==> flow/design.v <==
module mult32x32_fsm (
    input logic clk,               
    input logic reset,             
    input logic start,             
    output logic busy,             
    output logic [1:0] a_sel,      
    output logic b_sel,            
    output logic [2:0] shift_sel,  
    output logic upd_prod,         
    output logic clr_prod          
);
	typedef enum { idle, handle1, handle2, handle3, handle4, handle5, handle6, handle7, handle8} sm_type;
	sm_type current_state;
	sm_type next_state;
	always_ff @(posedge clk, posedge reset) begin
		if (reset== 1'b1) begin
			current_state <=idle;
		end
		else begin
			current_state <= next_state;
		end
	end
	always_comb begin
		next_state= current_state;
		busy=1'b1;
		upd_prod= 1'b1;
		clr_prod= 1'b0;
		a_sel= 2'b0;
		b_sel= 1'b0;
		shift_sel= 3'b0;
		case(current_state)
			idle: begin
				if(start== 1'b0) begin
					next_state=idle;
					busy=1'b0;
					upd_prod=1'b0;
				end
				else begin
					next_state=handle1;
					busy=1'b0;
					upd_prod=1'b0;
					clr_prod=1'b1;
				end
			end
			handle1: begin
				next_state= handle2;
				a_sel=2'b0;
				b_sel=1'b0;
				shift_sel=3'b0;
			end
			handle2: begin
				next_state= handle3;
				a_sel=2'b01;
				b_sel=1'b0;
				shift_sel=3'b001;
			end
			handle3: begin
				next_state= handle4;
				a_sel=2'b10;
				b_sel=1'b0;
				shift_sel=3'b010;
			end
			handle4: begin
				next_state= handle5;
				a_sel=2'b11;
				b_sel=1'b0;
				shift_sel=3'b011;
			end
			handle5: begin
				next_state= handle6;
				a_sel=2'b0;
				b_sel=1'b1;
				shift_sel=3'b010;
			end
			handle6: begin
				next_state= handle7;
				a_sel=2'b01;
				b_sel=1'b1;
				shift_sel=3'b011;
			end
			handle7: begin
				next_state= handle8;
				a_sel=2'b10;
				b_sel=1'b1;
				shift_sel=3'b100;
			end
			handle8: begin
				next_state= idle;
				a_sel=2'b11;
				b_sel=1'b1;
				shift_sel=3'b101;
			end
		endcase
	end
endmodule
module mult32x32_arith (
    input logic clk,              
    input logic reset,            
    input logic [31:0] a,         
    input logic [31:0] b,         
    input logic [1:0] a_sel,      
    input logic b_sel,            
    input logic [2:0] shift_sel,  
    input logic upd_prod,         
    input logic clr_prod,         
    output logic [63:0] product   
);
logic [15:0] out16;
logic [7:0] out8;
always_comb begin
	case(a_sel)
		2'b00: out8 = a[7:0];
		2'b01: out8 = a[15:8];
		2'b10: out8 = a[23:16];
		2'b11: out8 = a[31:24];
	endcase
end
always_comb begin
	case(b_sel)
		1'b0: out16 = b[15:0];
		1'b1: out16 = b[31:16];
	endcase
end
logic [23:0] mult;
always_comb begin
	mult = out16 * out8;
end
logic [63:0] shifted;
always_comb begin
	shifted = 64'b0;
	case(shift_sel)
		3'b000: shifted = mult;
		3'b001: shifted = mult << 8; 
		3'b010: shifted = mult << 16;
		3'b011: shifted = mult << 24;
		3'b100: shifted = mult << 32;
		3'b101: shifted = mult << 40;
	endcase
end
always_ff @(posedge clk, posedge reset) begin
	if(reset == 1'b1) begin 
		product <= 64'b0;
	end
	else begin
		if(clr_prod == 1'b1) begin
			product <= 64'b0;
		end
		else if (upd_prod == 1'b1) begin
			product <= product + shifted;
		end
	end
end
endmodule
module mult32x32 (
    input logic clk,             
    input logic reset,           
    input logic start,           
    input logic [31:0] a,        
    input logic [31:0] b,        
    output logic busy,           
    output logic [63:0] product  
);
logic [1:0] a_sel;
logic b_sel;
logic [2:0] shift_sel;
logic upd_prod;
logic clr_prod;
mult32x32_fsm fsm(
	.clk(clk),
	.reset(reset),
	.start(start),
	.busy(busy),
	.a_sel(a_sel),
	.b_sel(b_sel),
	.shift_sel(shift_sel),
	.upd_prod(upd_prod),
	.clr_prod(clr_prod)
);
mult32x32_arith arith(
	.clk(clk),
	.reset(reset),
	.a(a),
	.b(b),
	.a_sel(a_sel),
	.b_sel(b_sel),
	.shift_sel(shift_sel),
	.upd_prod(upd_prod),
	.clr_prod(clr_prod),
	.product(product)
);
endmodule
Tool chain data of mult32x32
What the tools print for mult32x32, step after step.
Line numbers count from 1 in the design file above.
Operators carry their Yosys type and port widths (W data, S select, Z words).
{"block": "design", "top": "mult32x32", "clock": "clk", "lib": "sky130hd", "corner": "tt_025C_1v80"}

Word level
Source: Yosys, flattened and elaborated, memories not mapped. Widths are those after wreduce. Registers that Yosys merges into a memory's read port (data or address) are not register bits. Print and check cells do not count.
{"block": "bits", "latch_bits": 0, "in_bits": 67, "elab_cells": 45, "clocked_rd_ports_x_width": 0, "out_inout_bits": 65, "regBits": 96, "ramBits": 0, "rom_bits": 0, "memories": 0}
{"block": "classes", "shift": 0, "n_reduce_logical": 11, "add_sub_neg": 1, "compare": 0, "n_mul": 1, "eq_ne": 16, "div_mod_pow": 0, "logic": 1, "muxes": 13}
{"block": "ops", "op": "$pmux W64 S6", "count": 1}
{"block": "ops", "op": "$pmux W32 S9", "count": 1}
{"block": "ops", "op": "$mul A16 B8 Y24", "count": 1}
{"block": "ops", "op": "$eq A32 B3 Y1 const B", "count": 4}
{"block": "ops", "op": "$mux W64", "count": 2}
{"block": "ops", "op": "$eq A32 B2 Y1 const B", "count": 2}
{"block": "ops", "op": "$add A64 B64 Y64", "count": 1}
{"block": "ops", "op": "$eq A32 B1 Y1 const B", "count": 1}
{"block": "ops", "op": "$eq A32 B4 Y1 const B", "count": 1}
{"block": "ops", "op": "$logic_not A32 Y1", "count": 1}
{"block": "ops", "op": "$pmux W16 S2", "count": 1}
{"block": "ops", "op": "$pmux W8 S4", "count": 1}
{"block": "ops", "op": "$pmux W3 S5", "count": 1}
{"block": "ops", "op": "$reduce_or A2 Y1", "count": 5}
{"block": "ops", "op": "$reduce_bool A9 Y1", "count": 1}
{"block": "ops", "op": "$eq A3 B2 Y1 const B", "count": 2}
{"block": "ops", "op": "$eq A3 B3 Y1 const B", "count": 2}
{"block": "ops", "op": "$pmux W2 S3", "count": 1}
{"block": "ops", "op": "$mux W1", "count": 5}
{"block": "ops", "op": "$eq A2 B2 Y1 const B", "count": 2}
{"block": "ops", "op": "$reduce_or A4 Y1", "count": 1}
{"block": "ops", "op": "$eq A3 B1 Y1 const B", "count": 1}
{"block": "ops", "op": "$logic_not A3 Y1", "count": 1}
{"block": "ops", "op": "$eq A2 B1 Y1 const B", "count": 1}
{"block": "ops", "op": "$logic_not A2 Y1", "count": 1}
{"block": "ops", "op": "$reduce_bool A2 Y1", "count": 1}
{"block": "ops", "op": "$not A1 Y1", "count": 1}

Depth
Depth = most cells in a row (Yosys ltp): at word level without a register or memory, in the mapped netlist without a sequential cell, where the memories' decode and read muxes count.
{"block": "logic_depth", "ltp_word": 10, "abc_area": 0, "mapped_depth": 39, "ltp_nobuf": 35}

Synthesis result
The flow's flattened synthesis, as Yosys stat reports it; memories are mapped. The netlist is that of the ABC_AREA named above (0 if unset); the other value can give another one.
The area totals of this step are shown rounded.
{"block": "by_type", "cell_type": "sky130_fd_sc_hd__dfrtp_1", "count": 72, "area_total_um2": 1.8E+03}
{"block": "by_type", "cell_type": "sky130_fd_sc_hd__fa_1", "count": 85, "area_total_um2": 1.7E+03}
{"block": "by_type", "cell_type": "sky130_fd_sc_hd__ha_1", "count": 107, "area_total_um2": 1.34E+03}
{"block": "by_type", "cell_type": "sky130_fd_sc_hd__nor2_1", "count": 195, "area_total_um2": 731.952}
{"block": "by_type", "cell_type": "sky130_fd_sc_hd__nand2_1", "count": 153, "area_total_um2": 574.301}
{"block": "by_type", "cell_type": "sky130_fd_sc_hd__o21ai_0", "count": 105, "area_total_um2": 525.504}
{"block": "by_type", "cell_type": "sky130_fd_sc_hd__inv_1", "count": 128, "area_total_um2": 480.461}
{"block": "by_type", "cell_type": "sky130_fd_sc_hd__a21oi_1", "count": 86, "area_total_um2": 430.413}
{"block": "by_type", "cell_type": "sky130_fd_sc_hd__a21o_1", "count": 53, "area_total_um2": 397.882}
{"block": "by_type", "cell_type": "sky130_fd_sc_hd__xnor2_1", "count": 41, "area_total_um2": 359.094}
{"block": "by_type", "cell_type": "sky130_fd_sc_hd__xor2_1", "count": 30, "area_total_um2": 262.752}
{"block": "by_type", "cell_type": "sky130_fd_sc_hd__clkbuf_1", "count": 52, "area_total_um2": 195.187}
{"block": "by_type", "cell_type": "sky130_fd_sc_hd__mux2i_1", "count": 18, "area_total_um2": 180.173}
{"block": "by_type", "cell_type": "sky130_fd_sc_hd__nand3b_1", "count": 21, "area_total_um2": 157.651}
{"block": "by_type", "cell_type": "sky130_fd_sc_hd__o22ai_1", "count": 25, "area_total_um2": 156.4}
{"block": "by_type", "cell_type": "sky130_fd_sc_hd__o21bai_1", "count": 20, "area_total_um2": 150.144}
{"block": "by_type", "cell_type": "sky130_fd_sc_hd__nand4_1", "count": 21, "area_total_um2": 131.376}
{"block": "by_type", "cell_type": "sky130_fd_sc_hd__or2_2", "count": 21, "area_total_um2": 131.376}
Not listed: further types 58, cells in them 257.
{"block": "synth_totals", "seqArea_mm2": 0.00183, "area_mm2": 0.0116, "ffs": 73, "mapped_cells": 1490, "n_buf": 65}
By module: a second synthesis without flattening, with its own total; a netlist apart from the flattened one above.
{"block": "unflattened", "hier_cells": 1469, "hier_area_mm2": 0.0118}
Rows give one instance, submodules left out.
{"block": "modules", "module": "mult32x32_arith", "cells": 1449, "mod_seq_area_mm2": 0.0016, "n_inst": 1, "area_mm2": 0.0115}
{"block": "modules", "module": "mult32x32_fsm", "cells": 20, "mod_seq_area_mm2": 0.000226, "n_inst": 1, "area_mm2": 0.000299}
{"block": "modules", "module": "mult32x32", "cells": 0, "mod_seq_area_mm2": 0, "n_inst": 1, "area_mm2": 0}

Timing after synthesis
OpenSTA on the mapped netlist: ideal clock, no wires. The path of least setup slack (recovery checks aside). Input and output delay are each 20% of the period. Register names are those of the netlist, which keeps one name where synthesis merged equal registers.
{"block": "synth_path", "path_kind": "input-to-reg", "start": "input a[23]", "end": "register (no name shown)", "required_ns": 11.878, "slack_ns": 2.361, "n_path_buf": 2, "path_stages": 30, "setup_ns": 0.122, "in_delay_ns": 2.400, "launch_ns": 2.400, "arrival_ns": 9.518, "period_ns": 12.0, "path_delay_ns": 7.240, "synth_period_reached_ns": 9.639}
"path_delay_ns" is the arrival time less input delay plus setup time.
"path_stages": output pins that drive a net of the path, with the launching flip-flop's if there is one; two outputs of one cell count as two.
"synth_period_reached_ns" is the clock period less the worst setup slack; recovery checks do not enter. This is arithmetic on one report: input and output delays are still those of the set period (20% each).
The rows between start and end are the longest chain of elaborated cells between them; the timing report does not say that the signal goes this way. Where chains are equally long, one stands for them.
Each line given opens the expression or statement behind the cell; cells for indexed reads and writes are added by Yosys, which also makes memories of some case tables.
{"block": "synth_between", "cell_sequence": "sky130_fd_sc_hd__nand2_1 > sky130_fd_sc_hd__nand2_1 > sky130_fd_sc_hd__o21ai_1 > sky130_fd_sc_hd__clkbuf_1 > sky130_fd_sc_hd__nor2_1 > sky130_fd_sc_hd__fa_1 > sky130_fd_sc_hd__fa_1 > sky130_fd_sc_hd__fa_1 > sky130_fd_sc_hd__inv_1 > sky130_fd_sc_hd__fa_1 > sky130_fd_sc_hd__inv_1 > sky130_fd_sc_hd__ha_1 > sky130_fd_sc_hd__o21a_1 > sky130_fd_sc_hd__o21ai_0 > sky130_fd_sc_hd__nor3b_2 > sky130_fd_sc_hd__nor4_1 > sky130_fd_sc_hd__o31ai_1 > sky130_fd_sc_hd__nor4_1 > sky130_fd_sc_hd__a211oi_1 > sky130_fd_sc_hd__o2bb2a_1 > sky130_fd_sc_hd__o22ai_1 > sky130_fd_sc_hd__ha_1 > sky130_fd_sc_hd__clkbuf_1 > sky130_fd_sc_hd__nand4_1 > sky130_fd_sc_hd__or3_1 > sky130_fd_sc_hd__a211o_1 > sky130_fd_sc_hd__a211oi_2 > sky130_fd_sc_hd__o21ai_1 > sky130_fd_sc_hd__a21o_1 > sky130_fd_sc_hd__a32o_1", "elab_chain_cells": 6, "cone_cells": 6, "lines_between": 6, "classes_between": "1 x add/sub; 1 x mul; 4 x mux"}
{"block": "synth_lines", "item": "start, declared", "line_no": 158, "source": "input logic [31:0] a,"}
{"block": "synth_lines", "item": "$pmux W8 S4", "line_no": 111, "source": "case(a_sel)"}
{"block": "synth_lines", "item": "$mul A16 B8 Y24", "line_no": 126, "source": "mult = out16 * out8;"}
{"block": "synth_lines", "item": "$pmux W64 S6", "line_no": 131, "source": "case(shift_sel)"}
{"block": "synth_lines", "item": "$add A64 B64 Y64", "line_no": 149}
{"block": "synth_lines", "item": "$mux W64", "line_no": 148, "source": "else if (upd_prod == 1'b1) begin"}
{"block": "synth_lines", "item": "$mux W64", "line_no": 145, "source": "if(clr_prod == 1'b1) begin"}
{"block": "synth_lines", "item": "end, assigned", "line_no": 146}
{"block": "synth_lines", "item": "end, assigned", "line_no": 149}
{"block": "synth_lines", "item": "end, declared", "line_no": 106}

Path in the finished layout
From the final timing report of stored run 1: the path of least setup slack in the routed layout; clock arrival at registers is part of the times.
{"block": "layout_path", "path_kind": "input-to-reg", "start": "input b[4]", "end": "register (no name shown)", "in_delay_ns": 2.20, "required_ns": 11.21, "period_ns": 11.0, "slack_ns": 0.60, "arrival_ns": 10.61, "path_stages": 31, "setup_ns": 0.14, "n_path_buf": 2, "launch_ns": 2.20}
The rows between start and end are the longest chain of elaborated cells between them; the timing report does not say that the signal goes this way. Where chains are equally long, one stands for them.
{"block": "layout_between", "cell_sequence": "sky130_fd_sc_hd__clkdlybuf4s50_1 > sky130_fd_sc_hd__mux2i_1 > sky130_fd_sc_hd__buf_4 > sky130_fd_sc_hd__nor2_1 > sky130_fd_sc_hd__fa_1 > sky130_fd_sc_hd__fa_1 > sky130_fd_sc_hd__fa_1 > sky130_fd_sc_hd__inv_1 > sky130_fd_sc_hd__fa_1 > sky130_fd_sc_hd__inv_1 > sky130_fd_sc_hd__ha_1 > sky130_fd_sc_hd__a21o_1 > sky130_fd_sc_hd__a21o_1 > sky130_fd_sc_hd__a211oi_1 > sky130_fd_sc_hd__o21a_1 > sky130_fd_sc_hd__nor2_1 > sky130_fd_sc_hd__a21o_1 > sky130_fd_sc_hd__a21oi_1 > sky130_fd_sc_hd__xor2_1 > sky130_fd_sc_hd__mux2_2 > sky130_fd_sc_hd__o21ai_0 > sky130_fd_sc_hd__ha_1 > sky130_fd_sc_hd__nand4_1 > sky130_fd_sc_hd__or3_1 > sky130_fd_sc_hd__o221ai_1 > sky130_fd_sc_hd__a221o_1 > sky130_fd_sc_hd__nor3_2 > sky130_fd_sc_hd__o21ai_2 > sky130_fd_sc_hd__a41oi_2 > sky130_fd_sc_hd__xnor2_1 > sky130_fd_sc_hd__o21ai_1", "elab_chain_cells": 6, "cone_cells": 6, "lines_between": 6, "classes_between": "1 x add/sub; 1 x mul; 4 x mux"}
{"block": "layout_lines", "item": "start, declared", "line_no": 159, "source": "input logic [31:0] b,"}
{"block": "layout_lines", "item": "$pmux W16 S2", "line_no": 119, "source": "case(b_sel)"}
{"block": "layout_lines", "item": "$mul A16 B8 Y24", "line_no": 126, "source": "mult = out16 * out8;"}
{"block": "layout_lines", "item": "$pmux W64 S6", "line_no": 131, "source": "case(shift_sel)"}
{"block": "layout_lines", "item": "$add A64 B64 Y64", "line_no": 149}
{"block": "layout_lines", "item": "$mux W64", "line_no": 148, "source": "else if (upd_prod == 1'b1) begin"}
{"block": "layout_lines", "item": "$mux W64", "line_no": 145, "source": "if(clr_prod == 1'b1) begin"}
{"block": "layout_lines", "item": "end, assigned", "line_no": 146}
{"block": "layout_lines", "item": "end, assigned", "line_no": 149}
{"block": "layout_lines", "item": "end, declared", "line_no": 106}

Appendix: measured runs

Settings and measured results of 2 stored flow runs for module mult32x32 (sky130hd), not sorted in any way. The constraints put input and output delay at 20% of the set period each and load the outputs with 0.01 pF.
"period_reached_ns" means the clock period less the worst setup slack. The figure is calculated, with input and output delays left at 20% of the set period.
"critical_path_time_ns" means the part of the period allowed to the worst setup path (the constraints hold back 20% at inputs and 20% at outputs) less its slack; where the path has registers, the arrival times of their clocks count too.
Results are given in rounded form.

Stored run 1
==> flow/run.sh <==
#!/bin/bash
# the make line also repeats the synthesis and layout settings of config.mk as NAME=value (left out here)
make -C /OpenROAD-flow-scripts/flow DESIGN_CONFIG=/design/flow/config.mk WORK_HOME=/design/flow/orfs CLKGATE_MAP_FILE= finish
==> flow/config.mk <==
export PLATFORM = sky130hd
export DESIGN_NAME = mult32x32
export DESIGN_NICKNAME = mult32x32
export VERILOG_FILES = /design/flow/design.v
export SDC_FILE = /design/flow/constraint.sdc
export NUM_CORES = 4
export LEC_CHECK = 0
export CAP_MARGIN = 20
export CORE_MARGIN = 2
export CORE_UTILIZATION = 36
export SLEW_MARGIN = 20
==> flow/constraint.sdc <==
create_clock -name core_clock -period 11.0 [get_ports {clk}]
set_input_delay 2.2000 -clock core_clock [delete_from_list [all_inputs] [get_ports {clk}]]
set_output_delay 2.2000 -clock core_clock [all_outputs]
set_load 0.01 [all_outputs]

==> results of stored run 1, as JSON <==
{
  "critical_path_time_ns": 8.20,
  "worst_path_kind": "input-to-reg",
  "timing.hold.ws_ns": 0.347,
  "finish.stdcell_area_mm2": 0.0141,
  "tns_setup_ns": 0.000,
  "dieArea_mm2": 0.0336,
  "post_route_util_pct": 44.6,
  "synthesis_area_mm2": 0.0116,
  "setup_worst_slack_ns": 0.602,
  "period_reached_ns": 10.398
}

Stored run 2
==> flow/run.sh <==
#!/bin/bash
# the make line also repeats the synthesis and layout settings of config.mk as NAME=value (left out here)
make -C /OpenROAD-flow-scripts/flow DESIGN_CONFIG=/design/flow/config.mk WORK_HOME=/design/flow/orfs CLKGATE_MAP_FILE= finish
==> flow/config.mk <==
export PLATFORM = sky130hd
export DESIGN_NAME = mult32x32
export DESIGN_NICKNAME = mult32x32
export VERILOG_FILES = /design/flow/design.v
export SDC_FILE = /design/flow/constraint.sdc
export NUM_CORES = 4
export LEC_CHECK = 0
export ABC_AREA = 0
export CAP_MARGIN = 25
export CORE_ASPECT_RATIO = 1.08
export CORE_MARGIN = 2
export CORE_UTILIZATION = 48
export CTS_CLUSTER_SIZE = 27
export GPL_TIMING_DRIVEN = 1
export PLACE_DENSITY = 0.74
export SLEW_MARGIN = 20
export TNS_END_PERCENT = 5
==> flow/constraint.sdc <==
create_clock -name core_clock -period 6.76 [get_ports {clk}]
set_input_delay 1.3520 -clock core_clock [delete_from_list [all_inputs] [get_ports {clk}]]
set_output_delay 1.3520 -clock core_clock [all_outputs]
set_load 0.01 [all_outputs]

==> results of stored run 2, as JSON <==
{
  "synthesis_area_mm2": 0.0116,
  "tns_setup_ns": -73.5,
  "period_reached_ns": 8.588,
  "critical_path_time_ns": 7.24,
  "worst_path_kind": "input-to-reg",
  "finish.stdcell_area_mm2": 0.0188,
  "dieArea_mm2": 0.0253,
  "post_route_util_pct": 79.0,
  "timing.hold.ws_ns": 0.361,
  "setup_worst_slack_ns": -1.83
}
